==> flow/design.v <==
`timescale 1ns/1ns
module dma_ahb_fifo_sync_small
     #(parameter FDW =32,   
                 FAW =4,   
                 FULN=4)   
(
       input   wire           rst  
     , input   wire           clr  
     , input   wire           clk
     , output  wire           wr_rdy
     , input   wire           wr_vld
     , input   wire [FDW-1:0] wr_din
     , input   wire           rd_rdy
     , output  wire           rd_vld
     , output  wire [FDW-1:0] rd_dout
     , output  wire           full
     , output  wire           empty
     , output  wire           fullN   
     , output  wire           emptyN  
     , output  reg  [FAW:0]   rd_cnt  
     , output  wire [FAW:0]   wr_cnt  
);
   localparam FDT = 1<<FAW;
   reg  [FAW:0]   fifo_head;  
   reg  [FAW:0]   fifo_tail;  
   reg  [FAW:0]   next_tail;
   reg  [FAW:0]   next_head;
   wire [FAW-1:0] read_addr = (rd_vld&rd_rdy) ? next_head[FAW-1:0]
                                              : fifo_head[FAW-1:0];
   always @(posedge clk or posedge rst) begin
      if (rst) begin
          fifo_tail <= 0;
          next_tail <= 1;
      end else if (clr) begin
          fifo_tail <= 0;
          next_tail <= 1;
      end else begin
          if (!full && wr_vld) begin
              fifo_tail <= next_tail;
              next_tail <= next_tail + 1;
          end 
      end
   end
   always @(posedge clk or posedge rst) begin
      if (rst) begin
          fifo_head <= 0;
          next_head <= 1;
      end else if (clr) begin
          fifo_head <= 0;
          next_head <= 1;
      end else begin
          if (!empty && rd_rdy) begin
              fifo_head <= next_head;
              next_head <= next_head + 1;
          end
      end
   end
   assign  wr_cnt = FDT-rd_cnt;
   always @(posedge clk or posedge rst) begin
      if (rst) begin
         rd_cnt <= 0;
      end else if (clr) begin
         rd_cnt <= 0;
      end else begin
         if (wr_vld&&!full&&(!rd_rdy||(rd_rdy&&empty))) begin
             rd_cnt <= rd_cnt + 1;
         end else
         if (rd_rdy&&!empty&&(!wr_vld||(wr_vld&&full))) begin
             rd_cnt <= rd_cnt - 1;
         end
      end
   end
   assign rd_vld = ~empty;
   assign wr_rdy = ~full;
   assign empty  = (fifo_head == fifo_tail);
   assign full   = (rd_cnt>=FDT);
   assign fullN  = (rd_cnt>=(FDT-FULN));
   assign emptyN = (rd_cnt<=FULN);
   reg [FDW-1:0] Mem [0:FDT-1];
   assign rd_dout  = Mem[fifo_head[FAW-1:0]];
   always @(posedge clk) begin
       if (!full && wr_vld) begin
           Mem[fifo_tail[FAW-1:0]] <= wr_din;
       end
   end
endmodule
`timescale 1ns/1ns
module dma_ahb_csr #(parameter T_ADDR_WID=8)
(
       input   wire                   RESET_N
     , input   wire                   CLK
     , input   wire [T_ADDR_WID-1:0]  T_ADDR
     , input   wire                   T_WREN
     , input   wire                   T_RDEN
     , input   wire [31:0]            T_WDATA
     , output  reg  [31:0]            T_RDATA
     , output  wire                   IRQ
     , output  wire            DMA_EN
     , output  wire            DMA_GO
     , input   wire            DMA_BUSY
     , input   wire            DMA_DONE
     , output  wire  [31:0]    DMA_SRC
     , output  wire  [31:0]    DMA_DST
     , output  wire  [15:0]    DMA_BNUM  
     , output  wire  [ 4:0]    DMA_BURST  
);
   localparam CSRA_NAME0   = 8'h00,
              CSRA_NAME1   = 8'h04,
              CSRA_NAME2   = 8'h08,
              CSRA_NAME3   = 8'h0C,
              CSRA_COMP0   = 8'h10,
              CSRA_COMP1   = 8'h14,
              CSRA_COMP2   = 8'h18,
              CSRA_COMP3   = 8'h1C,
              CSRA_VERSION = 8'h20,
              CSRA_CONTROL = 8'h30,
              CSRA_NUM     = 8'h40,
              CSRA_SOURCE  = 8'h44,
              CSRA_DEST    = 8'h48;
   wire [31:0] csr_name0   = "DMA "; 
   wire [31:0] csr_name1   = "AHB "; 
   wire [31:0] csr_name2   = "    "; 
   wire [31:0] csr_name3   = "    "; 
   wire [31:0] csr_comp0   = "DYNA"; 
   wire [31:0] csr_comp1   = "LITH"; 
   wire [31:0] csr_comp2   = "    "; 
   wire [31:0] csr_comp3   = "    "; 
   wire [31:0] csr_version = 32'h20140429;
   reg         csr_ctl_en;  
   reg         csr_ctl_ip;  
   reg         csr_ctl_ie;  
   reg         csr_num_go;  
   reg  [ 4:0] csr_num_burst;  
   reg  [15:0] csr_num_byte;  
   reg  [31:0] csr_source;  
   reg  [31:0] csr_dest;  
   always @ (posedge CLK or negedge RESET_N) begin
   if (RESET_N==1'b0) begin
       T_RDATA <= 'h0;
   end else begin
      if (T_RDEN) begin
         case (T_ADDR) 
           CSRA_NAME0   : T_RDATA <= csr_name0  ;
           CSRA_NAME1   : T_RDATA <= csr_name1  ;
           CSRA_NAME2   : T_RDATA <= csr_name2  ;
           CSRA_NAME3   : T_RDATA <= csr_name3  ;
           CSRA_COMP0   : T_RDATA <= csr_comp0  ;
           CSRA_COMP1   : T_RDATA <= csr_comp1  ;
           CSRA_COMP2   : T_RDATA <= csr_comp2  ;
           CSRA_COMP3   : T_RDATA <= csr_comp3  ;
           CSRA_VERSION : T_RDATA <= csr_version;
           CSRA_CONTROL : T_RDATA <= {csr_ctl_en  
                                     ,29'h0       
                                     ,csr_ctl_ip  
                                     ,csr_ctl_ie  
                                     };
           CSRA_NUM     : T_RDATA <= {csr_num_go     
                                     ,DMA_BUSY       
                                     ,DMA_DONE       
                                     ,8'h0          
                                     ,csr_num_burst  
                                     ,csr_num_byte   
                                     };
           CSRA_SOURCE  : T_RDATA <= csr_source;
           CSRA_DEST    : T_RDATA <= csr_dest;
           default: begin
                    T_RDATA <=32'h0;
           end
         endcase
      end else T_RDATA <= 'h0;
   end  
   end  
   always @ (posedge CLK or negedge RESET_N) begin
   if (RESET_N==1'b0) begin
       csr_ctl_en    <= 1'b0;
       csr_num_burst <= 1'b1;
       csr_num_byte  <= 16'h0;
       csr_source    <= 32'h0;
       csr_dest      <= 32'h0;
   end else begin
      if (T_WREN) begin
         case (T_ADDR) 
           CSRA_CONTROL : csr_ctl_en  
                          <= T_WDATA[31];
           CSRA_NUM     : begin
                          csr_num_burst  
                          <= (T_WDATA[20:16]<4) ? 1
                           : (T_WDATA[20:16]<8) ? 4
                           : (T_WDATA[20:16]<16) ? 8
                           : 16;
                          csr_num_byte   
                          <= T_WDATA[15:0];
                          end
           CSRA_SOURCE  : csr_source <= T_WDATA;
           CSRA_DEST    : csr_dest <= T_WDATA;
         endcase
      end
   end  
   end  
   always @ (posedge CLK or negedge RESET_N) begin
   if (RESET_N==1'b0) begin
       csr_num_go <= 1'b0;  
   end else begin
       if (T_WREN&&(T_ADDR==CSRA_NUM)) begin
           csr_num_go  <= csr_ctl_en & T_WDATA[31];
       end else begin
           if (DMA_DONE) csr_num_go <= 1'b0;
       end
   end  
   end  
   always @ (posedge CLK or negedge RESET_N) begin
   if (RESET_N==1'b0) begin
       csr_ctl_ie <= 1'b0;  
       csr_ctl_ip <= 1'b0;  
   end else begin
       if (T_WREN&&(T_ADDR==CSRA_CONTROL)) begin
           csr_ctl_ie            <= T_WDATA[0];
           csr_ctl_ip            <= (T_WDATA[1]==1'b1) ? 1'b0 : csr_ctl_ip;
       end else begin
           if (csr_ctl_ie & DMA_GO & DMA_DONE)
               csr_ctl_ip <= 1'b1;
       end
   end  
   end  
   assign IRQ = csr_ctl_ip;
   assign DMA_EN = csr_ctl_en;
   assign DMA_GO = csr_ctl_en & csr_num_go;
   assign DMA_SRC = csr_source;
   assign DMA_DST = csr_dest;
   assign DMA_BNUM = csr_num_byte;
   assign DMA_BURST = csr_num_burst;
endmodule
`timescale  1ns/1ns
module dma_ahb_csr_ahb
(
       input   wire          HRESETn 
     , input   wire          HCLK
     , input   wire          HSEL
     , input   wire  [31:0]  HADDR
     , input   wire  [ 1:0]  HTRANS
     , input   wire          HWRITE
     , input   wire  [ 2:0]  HSIZE
     , input   wire  [ 2:0]  HBURST
     , input   wire  [31:0]  HWDATA
     , output  reg   [31:0]  HRDATA
     , output  wire  [ 1:0]  HRESP
     , input   wire          HREADYin
     , output  reg           HREADYout
     , output  wire          IRQ
     , output  wire          DMA_EN
     , output  wire          DMA_GO
     , input   wire          DMA_BUSY
     , input   wire          DMA_DONE
     , output  wire  [31:0]  DMA_SRC
     , output  wire  [31:0]  DMA_DST
     , output  wire  [15:0]  DMA_BNUM  
     , output  wire  [ 4:0]  DMA_BURST  
);
   assign HRESP = 2'b00;  
   localparam T_ADDR_WID = 8;
   reg  [T_ADDR_WID-1:0] T_ADDR;
   reg                   T_WREN;
   reg                   T_RDEN;
   reg  [31:0]           T_WDATA;  
   wire [31:0]           T_RDATA;  
   reg  [ 2:0]           T_SIZE;
   reg [2:0] state;
   localparam STH_IDLE   = 3'h0,
              STH_WRITE0 = 3'h1,
              STH_WRITE1 = 3'h2,
              STH_READ0  = 3'h3, 
              STH_READ1  = 3'h4;
   always @ (posedge HCLK or negedge HRESETn) begin
       if (HRESETn==0) begin
           HRDATA    <=  ~'h0;
           HREADYout <=  1'b1;
           T_ADDR    <=   'h0;
           T_WREN    <=  1'b0;
           T_RDEN    <=  1'b0;
           T_WDATA   <=  ~'h0;
           T_SIZE    <=  3'h0;
           state     <= STH_IDLE;
       end else begin  
           case (state)
           STH_IDLE: begin
                T_RDEN    <= 1'b0;
                T_WREN    <= 1'b0;
                if (HSEL && HREADYin) begin
                   case (HTRANS)
                   2'b00, 2'b01: begin  
                          HREADYout <= 1'b1;
                          T_RDEN    <= 1'b0;
                          T_WREN    <= 1'b0;
                          state     <= STH_IDLE;
                    end  
                   2'b10, 2'b11: begin  
                          HREADYout <= 1'b0;
                          T_ADDR    <= HADDR[T_ADDR_WID-1:0];
                          T_SIZE    <= HSIZE;
                          if (HWRITE) begin  
                              state  <= STH_WRITE0;
                          end else begin  
                              T_RDEN <= 1'b1;  
                              state  <= STH_READ0;
                          end
                    end  
                   endcase  
                end else begin 
                    T_WREN    <= 1'b0;
                    T_RDEN    <= 1'b0;
                    HREADYout <= 1'b1;
                end
                end  
           STH_WRITE0: begin
                     T_WREN    <= 1'b1;
                     T_WDATA   <= HWDATA;
                     HREADYout <= 1'b1;
                     state     <= STH_WRITE1;
                end  
           STH_WRITE1: begin
                     T_WREN    <= 1'b0;
                     T_WDATA   <= 32'b0;
                     HREADYout <= 1'b1;
                     state     <= STH_IDLE;
                end  
           STH_READ0: begin
                    T_RDEN    <= 1'b0;
                    state     <= STH_READ1;
                end  
           STH_READ1: begin
                    HREADYout <= 1'b1;
                    HRDATA    <= T_RDATA;
                    state     <= STH_IDLE;
                end  
           endcase  
       end  
   end  
   dma_ahb_csr #(.T_ADDR_WID(T_ADDR_WID))
   u_csr (
       .RESET_N   (HRESETn)
     , .CLK       (HCLK   )
     , .T_ADDR    (T_ADDR )
     , .T_WREN    (T_WREN )
     , .T_RDEN    (T_RDEN )
     , .T_WDATA   (T_WDATA)
     , .T_RDATA   (T_RDATA)
     , .IRQ       (IRQ    )
     , .DMA_EN    (DMA_EN   )
     , .DMA_GO    (DMA_GO   )
     , .DMA_BUSY  (DMA_BUSY )
     , .DMA_DONE  (DMA_DONE )
     , .DMA_SRC   (DMA_SRC  )
     , .DMA_DST   (DMA_DST  )
     , .DMA_BNUM  (DMA_BNUM ) 
     , .DMA_BURST (DMA_BURST) 
   );
endmodule
`timescale 1ns/1ns
module dma_ahb_master
(
       input   wire            HRESETn
     , input   wire            HCLK
     , output  reg             HBUSREQ
     , input   wire            HGRANT
     , output  reg   [31:0]    HADDR
     , output  reg   [ 1:0]    HTRANS
     , output  reg             HWRITE
     , output  reg   [ 2:0]    HSIZE
     , output  reg   [ 2:0]    HBURST
     , output  wire  [ 3:0]    HPROT
     , output  reg   [31:0]    HWDATA
     , input   wire  [31:0]    HRDATA
     , input   wire  [ 1:0]    HRESP
     , input   wire            HREADY
     , input   wire            DMA_EN
     , input   wire            DMA_GO
     , output  reg             DMA_BUSY
     , output  reg             DMA_DONE
     , input   wire  [31:0]    DMA_SRC
     , input   wire  [31:0]    DMA_DST
     , input   wire  [15:0]    DMA_BNUM  
     , input   wire  [ 4:0]    DMA_BURST  
);
   assign HPROT  = 4'b0011;
   reg [31:0] dma_rd_addr;
   reg [15:0] dma_rd_bnum;
   reg [ 4:0] dma_rd_burst;
   reg [31:0] dma_rd_data;
   reg [31:0] dma_wr_addr;
   reg [15:0] dma_wr_bnum;
   reg [ 4:0] dma_wr_burst;
   reg [31:0] dma_wr_data;
   reg        dma_wr_data_vld;
   reg [ 6:0] bnum;  
   reg         fifo_wr_vld;
   wire        fifo_wr_rdy;
   reg  [31:0] fifo_wr_dat;
   wire        fifo_rd_vld;
   reg         fifo_rd_rdy;
   wire [31:0] fifo_rd_dat;
   wire        fifo_empty ;
   wire        fifo_full  ;
   localparam ST_READY    = 'h0
            , ST_START    = 'h1
            , ST_RD_ARB_S = 'h2
            , ST_RD_S0    = 'h3
            , ST_RD_S1    = 'h4
            , ST_WR_ARB_S = 'h5
            , ST_WR_S0    = 'h6
            , ST_WR_S1    = 'h7
            , ST_RD_ARB_B = 'h8
            , ST_RD_B0    = 'h9
            , ST_RD_B1    = 'hA
            , ST_RD_B2    = 'hB
            , ST_WR_ARB_B = 'hC
            , ST_WR_B0    = 'hD
            , ST_CHECK    = 'hE
            , ST_DONE     = 'hF;
   reg [3:0] state;
   always @ (posedge HCLK or negedge HRESETn) begin
   if (HRESETn==1'b0) begin
       HBUSREQ         <=  1'b0;
       HADDR           <=~32'h0;
       HTRANS          <=  2'b0;
       HSIZE           <=  3'b0;
       HBURST          <=  3'b0;
       HWRITE          <=  1'b0;
       HWDATA          <=~32'h0;
       DMA_BUSY        <=  1'b0;
       DMA_DONE        <=  1'b0;
       dma_rd_addr     <=~32'h0;
       dma_rd_bnum     <= 16'h0;  
       dma_rd_burst    <=  5'h0;
       dma_rd_data     <=~32'h0;
       dma_wr_addr     <=~32'h0;
       dma_wr_bnum     <= 16'h0;  
       dma_wr_burst    <=  5'h0;
       dma_wr_data     <=~32'h0;
       dma_wr_data_vld <= 1'b0;
       bnum            <=  6'h0;  
       fifo_wr_vld     <=  1'b0;
       fifo_wr_dat     <= 32'h0;
       fifo_rd_rdy     <=  1'b0;
       state           <= ST_READY;
   end else if (DMA_EN==1'b0) begin
       HBUSREQ         <=  1'b0;
       HADDR           <=~32'h0;
       HTRANS          <=  2'b0;
       HSIZE           <=  3'b0;
       HBURST          <=  3'b0;
       HWRITE          <=  1'b0;
       HWDATA          <=~32'h0;
       DMA_BUSY        <=  1'b0;
       DMA_DONE        <=  1'b0;
       dma_rd_addr     <=~32'h0;
       dma_rd_bnum     <= 16'h0;  
       dma_rd_burst    <=  5'h0;
       dma_rd_data     <=~32'h0;
       dma_wr_addr     <=~32'h0;
       dma_wr_bnum     <= 16'h0;  
       dma_wr_burst    <=  5'h0;
       dma_wr_data     <=~32'h0;
       dma_wr_data_vld <= 1'b0;
       bnum            <=  6'h0;  
       fifo_wr_vld     <=  1'b0;
       fifo_wr_dat     <= 32'h0;
       fifo_rd_rdy     <=  1'b0;
       state           <= ST_READY;
   end else begin
   case (state)
   ST_READY: begin
      if ((DMA_GO==1'b1)&&(DMA_BNUM>0)&&(DMA_BURST>0)) begin
          DMA_BUSY     <= 1'b1;
          DMA_DONE     <= 1'b0;
          dma_rd_addr  <= DMA_SRC;
          dma_rd_bnum  <= DMA_BNUM;
          dma_rd_burst <=  5'h0;
          dma_wr_addr  <= DMA_DST;
          dma_wr_bnum  <= DMA_BNUM;
          dma_wr_burst <=  5'h0;
          bnum         <=  6'h0;
          HBUSREQ      <=  1'b1;  
          state        <= ST_START;
      end
      end  
   ST_START: begin
      HBUSREQ <= 1'b1;
      if ( (DMA_BURST==5'h1)||          
           (dma_rd_addr[1:0]!=2'b00)||  
           (dma_rd_bnum<4)||            
           (dma_rd_bnum<(DMA_BURST<<2))) begin
           bnum  <= (dma_rd_addr[1:0]!=2'b00) ? 1
                  : (dma_rd_bnum<4) ? 1
                  : 4;
           state <= ST_RD_ARB_S;
      end else begin
           bnum  <= 4;
           state <= ST_RD_ARB_B;
      end
      end  
   ST_RD_ARB_S: begin
      if (HGRANT&HREADY) begin
          HBUSREQ <= 1'b0;
          HADDR   <= dma_rd_addr;
          HSIZE   <= (bnum==1'b1) ? 3'b000 : 3'b010;  
          HTRANS  <= 2'b10;   
          HBURST  <= 3'b000;  
          state   <= ST_RD_S0;
      end
      end  
   ST_RD_S0: begin
      if (HREADY==1'b1) begin
          HTRANS  <= 2'b00;  
          state   <= ST_RD_S1;
      end
      end  
   ST_RD_S1: begin
      if (HREADY==1'b1) begin
          dma_rd_addr   <= dma_rd_addr + bnum;
          dma_rd_bnum   <= dma_rd_bnum - bnum;
          dma_rd_data   <= HRDATA;
          HBUSREQ       <= 1'b1;
          state         <= ST_WR_ARB_S;
      end
      end  
   ST_WR_ARB_S: begin
      if (HGRANT&HREADY) begin
          HBUSREQ  <= 1'b0;
          HADDR    <= dma_wr_addr;
          HWRITE   <= 1'b1;
          HSIZE   <= (bnum==1'b1) ? 3'b000 : 3'b010;  
          HTRANS   <= 2'b10;  
          HBURST   <= 3'b000;  
          state    <= ST_WR_S0;
      end
      end  
   ST_WR_S0: begin
      if (HREADY==1'b1) begin
          HTRANS      <= 2'b00;  
          HWRITE      <= 1'b0;
          HWDATA      <= dma_rd_data;
          dma_wr_addr <= dma_wr_addr + bnum;
          dma_wr_bnum <= dma_wr_bnum - bnum;
          state       <= ST_WR_S1;
      end
      end  
   ST_WR_S1: begin
      if (HREADY==1'b1) begin
          state       <= ST_CHECK;
      end
      end  
   ST_RD_ARB_B: begin
      if (HGRANT&HREADY) begin
          HADDR   <= dma_rd_addr;
          HSIZE   <= 3'b010;  
          HTRANS  <= 2'b10;   
          case (DMA_BURST)
           4: HBURST <= 3'b011;  
           8: HBURST <= 3'b101;  
          16: HBURST <= 3'b111;  
          default: HBURST <= 3'b001;  
          endcase
          dma_rd_addr  <= dma_rd_addr + bnum;
          dma_rd_burst <= dma_rd_burst + 1;
          state        <= ST_RD_B0;
      end
      end  
   ST_RD_B0: begin
      if (HREADY==1'b1) begin
          if (dma_rd_burst<DMA_BURST) begin
              HADDR        <= dma_rd_addr;
              HTRANS       <= 2'b11;   
              dma_rd_addr  <= dma_rd_addr + bnum;
              dma_rd_burst <= dma_rd_burst + 1;
          end else begin
              HBUSREQ     <= 1'b0;
              HTRANS      <= 2'b00;   
          end
          state <= ST_RD_B1;
      end
      end  
   ST_RD_B1: begin
      if (HREADY==1'b1) begin
          dma_rd_bnum <= dma_rd_bnum - bnum;
          fifo_wr_vld <= 1'b1;
          fifo_wr_dat <= HRDATA;
          if (dma_rd_burst<DMA_BURST) begin
              HADDR        <= dma_rd_addr;
              HTRANS       <= 2'b11;   
              dma_rd_addr  <= dma_rd_addr + bnum;
              dma_rd_burst <= dma_rd_burst + 1;
          end else begin
              HTRANS      <= 2'b00;   
          end
          if (dma_rd_burst==(DMA_BURST-2)) begin
              HBUSREQ     <= 1'b0;
          end
          if (dma_rd_burst==DMA_BURST) begin
              state   <= ST_RD_B2;
          end
      end else begin
          fifo_wr_vld <= 1'b0;
      end
      end  
   ST_RD_B2: begin
      if (HREADY==1'b1) begin
          dma_rd_bnum <= dma_rd_bnum - bnum;
          fifo_wr_vld <= 1'b1;
          fifo_wr_dat <= HRDATA;
          HBUSREQ <= 1'b1;
          state   <= ST_WR_ARB_B;
      end else begin
          fifo_wr_vld <= 1'b0;
      end
      end  
   ST_WR_ARB_B: begin
      fifo_wr_vld <= 1'b0;
      if (HGRANT&HREADY) begin
          HADDR   <= dma_wr_addr;
          HWRITE  <= 1'b1;
          HSIZE   <= 3'b010;  
          HTRANS  <= 2'b10;   
          case (DMA_BURST)
           4: HBURST <= 3'b011;  
           8: HBURST <= 3'b101;  
          16: HBURST <= 3'b111;  
          default: HBURST <= 3'b001;  
          endcase
          dma_wr_addr  <= dma_wr_addr + bnum;
          dma_wr_burst <= dma_wr_burst + 1;
          fifo_rd_rdy  <= 1'b1;
          state        <= ST_WR_B0;
      end
      end  
   ST_WR_B0: begin
      if (HREADY==1'b1) begin
          HWDATA          <= (dma_wr_data_vld) ? dma_wr_data : fifo_rd_dat;
          dma_wr_data_vld <= 1'b0;
          fifo_rd_rdy     <= 1'b1;
          dma_wr_bnum     <= dma_wr_bnum - bnum;
          if (dma_wr_burst<DMA_BURST) begin
              HADDR        <= dma_wr_addr;
              HTRANS       <= 2'b11;   
              dma_wr_addr  <= dma_wr_addr + bnum;
              dma_wr_burst <= dma_wr_burst + 1;
          end else begin
              HWRITE  <= 1'b0;
              HTRANS  <= 2'b00;   
          end
          if (dma_wr_burst==(DMA_BURST-2)) begin
              HBUSREQ <= 1'b0;
          end 
          if (dma_wr_burst==DMA_BURST) begin
              fifo_rd_rdy <= 1'b0;
              state       <= ST_CHECK;
          end
      end else begin
          fifo_rd_rdy     <= 1'b0;
          dma_wr_data_vld <= 1'b1;
          dma_wr_data     <= (dma_wr_data_vld) ? dma_wr_data : fifo_rd_dat;
      end
      end  
   ST_CHECK: begin
      fifo_rd_rdy <= 1'b0;
      if (HREADY==1'b0) begin
      end else if (dma_rd_bnum>0) begin
         HBUSREQ      <= 1'b1;
         dma_rd_burst <= 5'h0;
         dma_wr_burst <= 5'h0;
         state        <= ST_START;
      end else begin
         DMA_BUSY <= 1'b0;
         DMA_DONE <= 1'b1;
         state    <= ST_DONE;
      end
      end  
   ST_DONE: begin
      if (DMA_GO==1'b0) begin
         DMA_DONE <= 1'b0;
         state    <= ST_READY;
      end
      end  
   endcase
   end  
   end  
   dma_ahb_fifo_sync_small
   u_fifo (
       .rst     (~HRESETn   ) 
     , .clr     (1'b0       ) 
     , .clk     (HCLK       )
     , .wr_rdy  (fifo_wr_rdy)
     , .wr_vld  (fifo_wr_vld)
     , .wr_din  (fifo_wr_dat)
     , .rd_rdy  (fifo_rd_rdy)
     , .rd_vld  (fifo_rd_vld)
     , .rd_dout (fifo_rd_dat)
     , .full    (fifo_full  )
     , .empty   (fifo_empty )
     , .fullN   () 
     , .emptyN  () 
     , .rd_cnt  () 
     , .wr_cnt  () 
   );
endmodule
`timescale 1ns/1ns
module dma_ahb_simple
(
       input   wire          HRESETn
     , input   wire          HCLK
     , input   wire          S_HSEL
     , input   wire  [31:0]  S_HADDR
     , input   wire  [ 1:0]  S_HTRANS
     , input   wire          S_HWRITE
     , input   wire  [ 2:0]  S_HSIZE
     , input   wire  [ 2:0]  S_HBURST
     , input   wire  [31:0]  S_HWDATA
     , output  wire  [31:0]  S_HRDATA
     , output  wire  [ 1:0]  S_HRESP
     , input   wire          S_HREADYin
     , output  wire          S_HREADYout
     , output  wire          IRQ
     , output  wire          M_HBUSREQ
     , input   wire          M_HGRANT
     , output  wire  [31:0]  M_HADDR
     , output  wire  [ 1:0]  M_HTRANS
     , output  wire          M_HWRITE
     , output  wire  [ 2:0]  M_HSIZE
     , output  wire  [ 2:0]  M_HBURST
     , output  wire  [ 3:0]  M_HPROT
     , output  wire  [31:0]  M_HWDATA
     , input   wire  [31:0]  M_HRDATA
     , input   wire  [ 1:0]  M_HRESP
     , input   wire          M_HREADY
);
   wire            DMA_EN   ;  
   wire            DMA_GO   ;
   wire            DMA_BUSY ;
   wire            DMA_DONE ;
   wire  [31:0]    DMA_SRC  ;  
   wire  [31:0]    DMA_DST  ;  
   wire  [15:0]    DMA_BNUM ;  
   wire  [ 4:0]    DMA_BURST;  
   dma_ahb_csr_ahb
   u_csr (
       .HRESETn   (HRESETn    )
     , .HCLK      (HCLK       )
     , .HSEL      (S_HSEL     )
     , .HADDR     (S_HADDR    )
     , .HTRANS    (S_HTRANS   )
     , .HWRITE    (S_HWRITE   )
     , .HSIZE     (S_HSIZE    )
     , .HBURST    (S_HBURST   )
     , .HWDATA    (S_HWDATA   )
     , .HRDATA    (S_HRDATA   )
     , .HRESP     (S_HRESP    )
     , .HREADYin  (S_HREADYin )
     , .HREADYout (S_HREADYout)
     , .IRQ       (IRQ        )
     , .DMA_EN    (DMA_EN     )
     , .DMA_GO    (DMA_GO     )
     , .DMA_BUSY  (DMA_BUSY   )
     , .DMA_DONE  (DMA_DONE   )
     , .DMA_SRC   (DMA_SRC    )
     , .DMA_DST   (DMA_DST    )
     , .DMA_BNUM  (DMA_BNUM   )
     , .DMA_BURST (DMA_BURST  )
   );
   dma_ahb_master
   u_master (
       .HRESETn   (HRESETn    )
     , .HCLK      (HCLK       )
     , .HBUSREQ   (M_HBUSREQ  )
     , .HGRANT    (M_HGRANT   )
     , .HADDR     (M_HADDR    )
     , .HTRANS    (M_HTRANS   )
     , .HWRITE    (M_HWRITE   )
     , .HSIZE     (M_HSIZE    )
     , .HBURST    (M_HBURST   )
     , .HPROT     (M_HPROT    )
     , .HWDATA    (M_HWDATA   )
     , .HRDATA    (M_HRDATA   )
     , .HRESP     (M_HRESP    )
     , .HREADY    (M_HREADY   )
     , .DMA_EN    (DMA_EN     )
     , .DMA_GO    (DMA_GO     )
     , .DMA_BUSY  (DMA_BUSY   )
     , .DMA_DONE  (DMA_DONE   )
     , .DMA_SRC   (DMA_SRC    )
     , .DMA_DST   (DMA_DST    )
     , .DMA_BNUM  (DMA_BNUM   )
     , .DMA_BURST (DMA_BURST  )
   );
endmodule
# Reports on dma_ahb_simple
# The steps from the RTL of dma_ahb_simple to its reports follow in flow order.
# Lines are those of the file above, counted from 1.
# Operators carry their Yosys type and port widths (W data, S select, Z words).
# Library cell names are shortened.
# The mark -- stands for no value.
[setup]
top_module = "dma_ahb_simple"
clock_port = "HCLK"
library = "sky130hd"
corner = "tt_025C_1v80"

# Word level
# Counts by Yosys on the flattened word-level netlist (proc, flatten, opt, wreduce; memories kept). Register bits leave out memories and registers merged into their read ports (data or address). Print and check cells are left out. Cells with the same type and inputs are merged into one.
# Memory sizes are those after Yosys's memory passes, which may raise the word count (mostly to a power of two), join words into wider ones and drop unused or constant bits.
[op_classes]
addsub = 10
n_cmp = 11
equal = 103
n_mux = 164
n_logic = 5
n_reduce_logical = 75
[op_table]
columns = ["cell", "count"]
rows = [
  ["$mux W32", 33],
  ["$pmux W32 S4", 3],
  ["$pmux W32 S10", 1],
  ["$pmux W32 S2", 2],
  ["$mux W4", 21],
  ["$mux W5", 16],
  ["$add A32 B7 Y32", 2],
  ["$eq A5 B32 Y1", 2],
  ["$pmux W4 S16", 1],
  ["$ne A3 B3 Y1 const B", 18],
  ["$ne A3 B2 Y1 const B", 17],
  ["$mux W16", 3],
  ["$mux W1", 43],
  ["$pmux W5 S4", 2],
  ["$gt A16 B1 Y1 const B", 2],
  ["$eq A4 B4 Y1 const B", 8],
  ["$eq A8 B5 Y1 const B", 4],
  ["$pmux W16 S2", 1],
  ["$mux W7", 4],
  ["$add A5 B1 Y5 const B", 5],
  ["$ne A5 B1 Y1 const B", 5],
  ["$reduce_or A2 Y1", 12],
  ["$eq A8 B7 Y1 const B", 3],
  ["$mux W3", 8],
  ["$reduce_and A2 Y1", 11],
  ["$reduce_and A7 Y1", 3],
  ["$reduce_and A18 Y1", 1],
  ["$pmux W3 S2", 3],
]
# Other operator kinds: 62; their cells: 134.
[word_totals]
ff_bits = 500
mem_bits_rw = 512
mem_count = 1
out_inout_bits = 114
elab_cells = 412
[memory_table]
columns = ["memory", "words", "word_bits", "read_ports", "wr", "line", "text"]
rows = [
  ["u_master.u_fifo.Mem", 16, 32, 1, 1, 79, "reg [FDW-1:0] Mem [0:FDT-1];"],
]

# Depth
# Depth = most cells in a row (Yosys ltp): at word level without a register or memory, in the mapped netlist without a sequential cell, where the memories' decode and read muxes count.
[logic_depth]
depth_word = 7
ABC_AREA = 0
mapped_depth = 13
ltp_nobuf = 11

# Netlist
# Source: synth_stat.txt of the flow (Yosys; design flattened, memories mapped). It holds for the ABC_AREA given above (unset counts as 0); a run with the other value may have another netlist.
# Totals and module areas in this step are rounded.
[mapped]
stdcells = 3161
area_um2 = 43500
ffs = 1018
n_buf = 220
[types]
columns = ["cell", "count", "type_area_um2"]
rows = [
  ["edfxtp_1", 512, 1.54E+04],
  ["dfstp_2", 262, 6.88E+03],
  ["dfrtp_1", 244, 6.11E+03],
  ["mux4_2", 92, 2.07E+03],
  ["mux2i_1", 180, 1.8E+03],
  ["mux2_2", 138, 1553.99],
  ["a21oi_1", 173, 865.83],
  ["nor2_1", 226, 848.314],
  ["nand2_1", 218, 818.285],
  ["o21ai_0", 125, 625.6],
  ["clkbuf_1", 165, 619.344],
  ["o22a_1", 50, 437.92],
  ["a31oi_1", 68, 425.408],
  ["ha_1", 30, 375.36],
  ["nand3_1", 68, 340.326],
  ["a22o_1", 34, 297.786],
  ["a22oi_1", 37, 277.766],
  ["o22ai_1", 44, 275.264],
]
# Other cell types: 67; their cells: 495.
# The figures by module come from a second, unflattened synthesis with its own total; it is not the netlist above.
[hier_totals]
cells_unflattened = 3159
area_unflattened_um2 = 44600
# Each row is one instance without its submodules.
[by_module]
columns = ["module", "n_inst", "cells", "area_um2", "mod_seq_area_um2"]
rows = [
  ["dma_ahb_fifo_sync_small", 1, 884, 21000, 16000],
  ["dma_ahb_master", 1, 1634, 15000, 7270],
  ["dma_ahb_csr (T_ADDR_WID=8)", 1, 428, 5430, 3000],
  ["dma_ahb_csr_ahb", 1, 213, 3180, 2080],
  ["dma_ahb_simple", 1, 0, 0.0, 0.0],
]

# Timing after synthesis
# Source: OpenSTA report_checks on the synthesized netlist (no wires, ideal clock, input and output delay 20% of the period each), path of least setup slack; recovery checks are left aside. Register names are those of the netlist, which keeps one name where synthesis merged equal registers.
[synth_timing]
kind = "register -> register"
start = "reg u_master.u_fifo.rd_cnt[4]"
end = "mem u_master.u_fifo.Mem[12][0]"
clock_period_ns = 4.5
setup_time_ns = 0.461
arrival_ns = 3.250
required_ns = 4.039
setup_slack_ns = 0.789
path_delay_ns = 3.711
stages = 6
period_less_setup_slack_ns = 3.711
# "path_delay_ns" = arrival - input delay + setup time.
# "stages": output pins that drive a net of the path, with the launching flip-flop's if there is one; two outputs of one cell count as two.
# "period_less_setup_slack_ns" = period - worst setup slack (recovery checks aside). The figure is calculated, with input and output delays left at 20% of the set period.
# Between the ends stands the longest chain of elaborated cells between them, by number of cells; it is not shown to be the way that was timed. Of several equally long chains one is given.
# Each line given opens the expression or statement behind the cell; cells for indexed reads and writes are added by Yosys, which also makes memories of some case tables.
# A register here has more assigning lines than the two given.
# Only ways into the end's enable, where the timed path ends, are counted here.
[synth_between]
path_cell_list = "dfrtp_1 > nand2b_1 > inv_1 > clkbuf_1 > nand3_1 > nor3_1"
elab_chain_len = 4
cells_between = 5
[synth_lines]
columns = ["element", "line", "text"]
rows = [
  ["start: declaration", 20, ", output  reg  [FAW:0]   rd_cnt"],
  ["start: assignment", 66, "rd_cnt <= rd_cnt + 1;"],
  ["start: assignment", 69, "rd_cnt <= rd_cnt - 1;"],
  ["$ge A5 B5 Y1", 76, "assign full   = (rd_cnt>=FDT);"],
  ["$logic_not A1 Y1", 82, "if (!full && wr_vld) begin"],
  ["$logic_and A1 B1 Y1", 82, ""],
  ["$mux W4", 82, ""],
  ["end: declaration", 79, "reg [FDW-1:0] Mem [0:FDT-1];"],
]

# Path in the finished layout
# From the final timing report of run 1: the path of least setup slack in the routed layout; clock arrival at registers is part of the times.
[layout_timing]
kind = "register -> register"
start = "reg u_master.dma_rd_bnum[11]"
end = "reg u_master.dma_wr_burst[1]"
clock_period_ns = 2.48
setup_time_ns = 0.11
arrival_ns = 3.13
required_ns = 3.08
setup_slack_ns = -0.05
stages = 8
# Between the ends stands the longest chain of elaborated cells between them, by number of cells; it is not shown to be the way that was timed. Of several equally long chains one is given.
# A register here has more assigning lines than the two given.
[layout_between]
path_cell_list = "dfrtp_1 > or4_4 > or4b_4 > nor4_4 > a211o_4 > buf_6 > a21o_4 > mux2_4"
elab_chain_len = 5
cells_between = 7
lines_between = 4
[layout_lines]
columns = ["element", "line", "text"]
rows = [
  ["start: declaration", 386, "reg [15:0] dma_rd_bnum;"],
  ["start: assignment", 520, "dma_rd_bnum   <= dma_rd_bnum - bnum;"],
  ["start: assignment", 584, "dma_rd_bnum <= dma_rd_bnum - bnum;"],
  ["$gt A16 B1 Y1", 666, "end else if (dma_rd_bnum>0) begin"],
  ["$mux W5", 666, ""],
  ["$mux W5", 665, "if (HREADY==1'b0) begin"],
  ["$pmux W5 S4", 470, "case (state)"],
  ["$mux W5", 445, "end else if (DMA_EN==1'b0) begin"],
  ["end: assignment", 630, "dma_wr_burst <= dma_wr_burst + 1;"],
  ["end: assignment", 645, "dma_wr_burst <= dma_wr_burst + 1;"],
  ["end: declaration", 391, "reg [ 4:0] dma_wr_burst;"],
]

## Implementation results

Design dma_ahb_simple on sky130hd. What follows are 4 stored runs of the flow, each under its own settings; their order means nothing. The constraints put input and output delay at 20% of the set period each and load the outputs with 0.01 pF.
"clock_period_reached_ns" means the clock period less the worst setup slack. The figure is calculated, with input and output delays left at 20% of the set period.
"timing.worst_path_ns": the worst setup path's part of the clock period (all of it between registers, 20% less for each end at a port) less its slack. A launch clock that arrives late makes it longer, a capture clock that arrives late makes it shorter.
By "power_total_mw" is meant OpenSTA's value without simulated activity: inputs other than the clock are taken to toggle once in ten clock periods, and the tool carries that through the logic.
Values from the reports are rounded here.

# run 1
==> flow/run.sh <==
#!/bin/bash
# the make line also repeats the synthesis and layout settings of config.mk as NAME=value (left out here)
make -C /OpenROAD-flow-scripts/flow DESIGN_CONFIG=/design/flow/config.mk WORK_HOME=/design/flow/orfs CLKGATE_MAP_FILE= finish
==> flow/config.mk <==
export PLATFORM = sky130hd
export DESIGN_NAME = dma_ahb_simple
export DESIGN_NICKNAME = dma_ahb_simple
export VERILOG_FILES = /design/flow/design.v
export SDC_FILE = /design/flow/constraint.sdc
export NUM_CORES = 4
export LEC_CHECK = 0
export CAP_MARGIN = 20
export CORE_MARGIN = 2
export CORE_UTILIZATION = 40
export SLEW_MARGIN = 20
==> flow/constraint.sdc <==
create_clock -name core_clock -period 2.48 [get_ports {HCLK}]
set_input_delay 0.4960 -clock core_clock [delete_from_list [all_inputs] [get_ports {HCLK}]]
set_output_delay 0.4960 -clock core_clock [all_outputs]
set_load 0.01 [all_outputs]

==> run 1: results <==
power_total_mw=34.4
clock_period_reached_ns=2.532
tns_ns=-0.562
design_die_area_um2=111000
ys_area_um2=43500
timing.worst_path_ns=2.53
timing.worst_path_kind="register -> register"
finalUtil_pct=50.4
final_stdcell_area_um2=54600
timing.setup.ws_ns=-0.052

# run 2
==> flow/run.sh <==
#!/bin/bash
# the make line also repeats the synthesis and layout settings of config.mk as NAME=value (left out here)
make -C /OpenROAD-flow-scripts/flow DESIGN_CONFIG=/design/flow/config.mk WORK_HOME=/design/flow/orfs CLKGATE_MAP_FILE= finish
==> flow/config.mk <==
export PLATFORM = sky130hd
export DESIGN_NAME = dma_ahb_simple
export DESIGN_NICKNAME = dma_ahb_simple
export VERILOG_FILES = /design/flow/design.v
export SDC_FILE = /design/flow/constraint.sdc
export NUM_CORES = 4
export LEC_CHECK = 0
export CAP_MARGIN = 20
export CELL_PAD_IN_SITES_DETAIL_PLACEMENT = 2
export CORE_ASPECT_RATIO = 0.64
export CORE_MARGIN = 2
export CORE_UTILIZATION = 50
export GPL_ROUTABILITY_DRIVEN = 0
export GPL_TIMING_DRIVEN = 0
export MAX_ROUTING_LAYER = met5
export PLACE_DENSITY_LB_ADDON = 0.13
export SLEW_MARGIN = 30
==> flow/constraint.sdc <==
create_clock -name core_clock -period 5.28 [get_ports {HCLK}]
set_input_delay 1.0560 -clock core_clock [delete_from_list [all_inputs] [get_ports {HCLK}]]
set_output_delay 1.0560 -clock core_clock [all_outputs]
set_load 0.01 [all_outputs]

==> run 2: results <==
power_total_mw=16.4
clock_period_reached_ns=5.393
tns_ns=-0.385
design_die_area_um2=89500
ys_area_um2=43500
timing.worst_path_ns=5.39
timing.worst_path_kind="register -> register"
finalUtil_pct=59.7
final_stdcell_area_um2=51400
timing.setup.ws_ns=-0.113

# run 3
==> flow/run.sh <==
#!/bin/bash
# the make line also repeats the synthesis and layout settings of config.mk as NAME=value (left out here)
make -C /OpenROAD-flow-scripts/flow DESIGN_CONFIG=/design/flow/config.mk WORK_HOME=/design/flow/orfs CLKGATE_MAP_FILE= finish
==> flow/config.mk <==
export PLATFORM = sky130hd
export DESIGN_NAME = dma_ahb_simple
export DESIGN_NICKNAME = dma_ahb_simple
export VERILOG_FILES = /design/flow/design.v
export SDC_FILE = /design/flow/constraint.sdc
export NUM_CORES = 4
export LEC_CHECK = 0
export ABC_AREA = 1
export CAP_MARGIN = 40
export CELL_PAD_IN_SITES_GLOBAL_PLACEMENT = 2
export CORE_MARGIN = 2
export CORE_UTILIZATION = 34
export CTS_CLUSTER_SIZE = 23
export GPL_ROUTABILITY_DRIVEN = 1
export GPL_TIMING_DRIVEN = 1
export MAX_ROUTING_LAYER = met4
export PLACE_DENSITY = 0.78
export SLEW_MARGIN = 5
==> flow/constraint.sdc <==
create_clock -name core_clock -period 5.76 [get_ports {HCLK}]
set_input_delay 1.1520 -clock core_clock [delete_from_list [all_inputs] [get_ports {HCLK}]]
set_output_delay 1.1520 -clock core_clock [all_outputs]
set_load 0.01 [all_outputs]

==> run 3: results <==
power_total_mw=15.9
clock_period_reached_ns=3.880
tns_ns=0.000
design_die_area_um2=142000
ys_area_um2=47400
timing.worst_path_ns=3.88
timing.worst_path_kind="register -> register"
finalUtil_pct=40.1
final_stdcell_area_um2=55200
timing.setup.ws_ns=1.88

# run 4
==> flow/run.sh <==
#!/bin/bash
# the make line also repeats the synthesis and layout settings of config.mk as NAME=value (left out here)
make -C /OpenROAD-flow-scripts/flow DESIGN_CONFIG=/design/flow/config.mk WORK_HOME=/design/flow/orfs CLKGATE_MAP_FILE= finish
==> flow/config.mk <==
export PLATFORM = sky130hd
export DESIGN_NAME = dma_ahb_simple
export DESIGN_NICKNAME = dma_ahb_simple
export VERILOG_FILES = /design/flow/design.v
export SDC_FILE = /design/flow/constraint.sdc
export NUM_CORES = 4
export LEC_CHECK = 0
export CAP_MARGIN = 20
export CORE_MARGIN = 2
export CORE_UTILIZATION = 40
export SETUP_SLACK_MARGIN = -0.01
export SLEW_MARGIN = 20
==> flow/constraint.sdc <==
create_clock -name core_clock -period 3.35 [get_ports {HCLK}]
set_input_delay 0.6700 -clock core_clock [delete_from_list [all_inputs] [get_ports {HCLK}]]
set_output_delay 0.6700 -clock core_clock [all_outputs]
set_load 0.01 [all_outputs]

==> run 4: results <==
power_total_mw=25.2
clock_period_reached_ns=2.972
tns_ns=0.000
design_die_area_um2=111000
ys_area_um2=43500
timing.worst_path_ns=2.97
timing.worst_path_kind="register -> register"
finalUtil_pct=47.4
final_stdcell_area_um2=51400
timing.setup.ws_ns=0.378
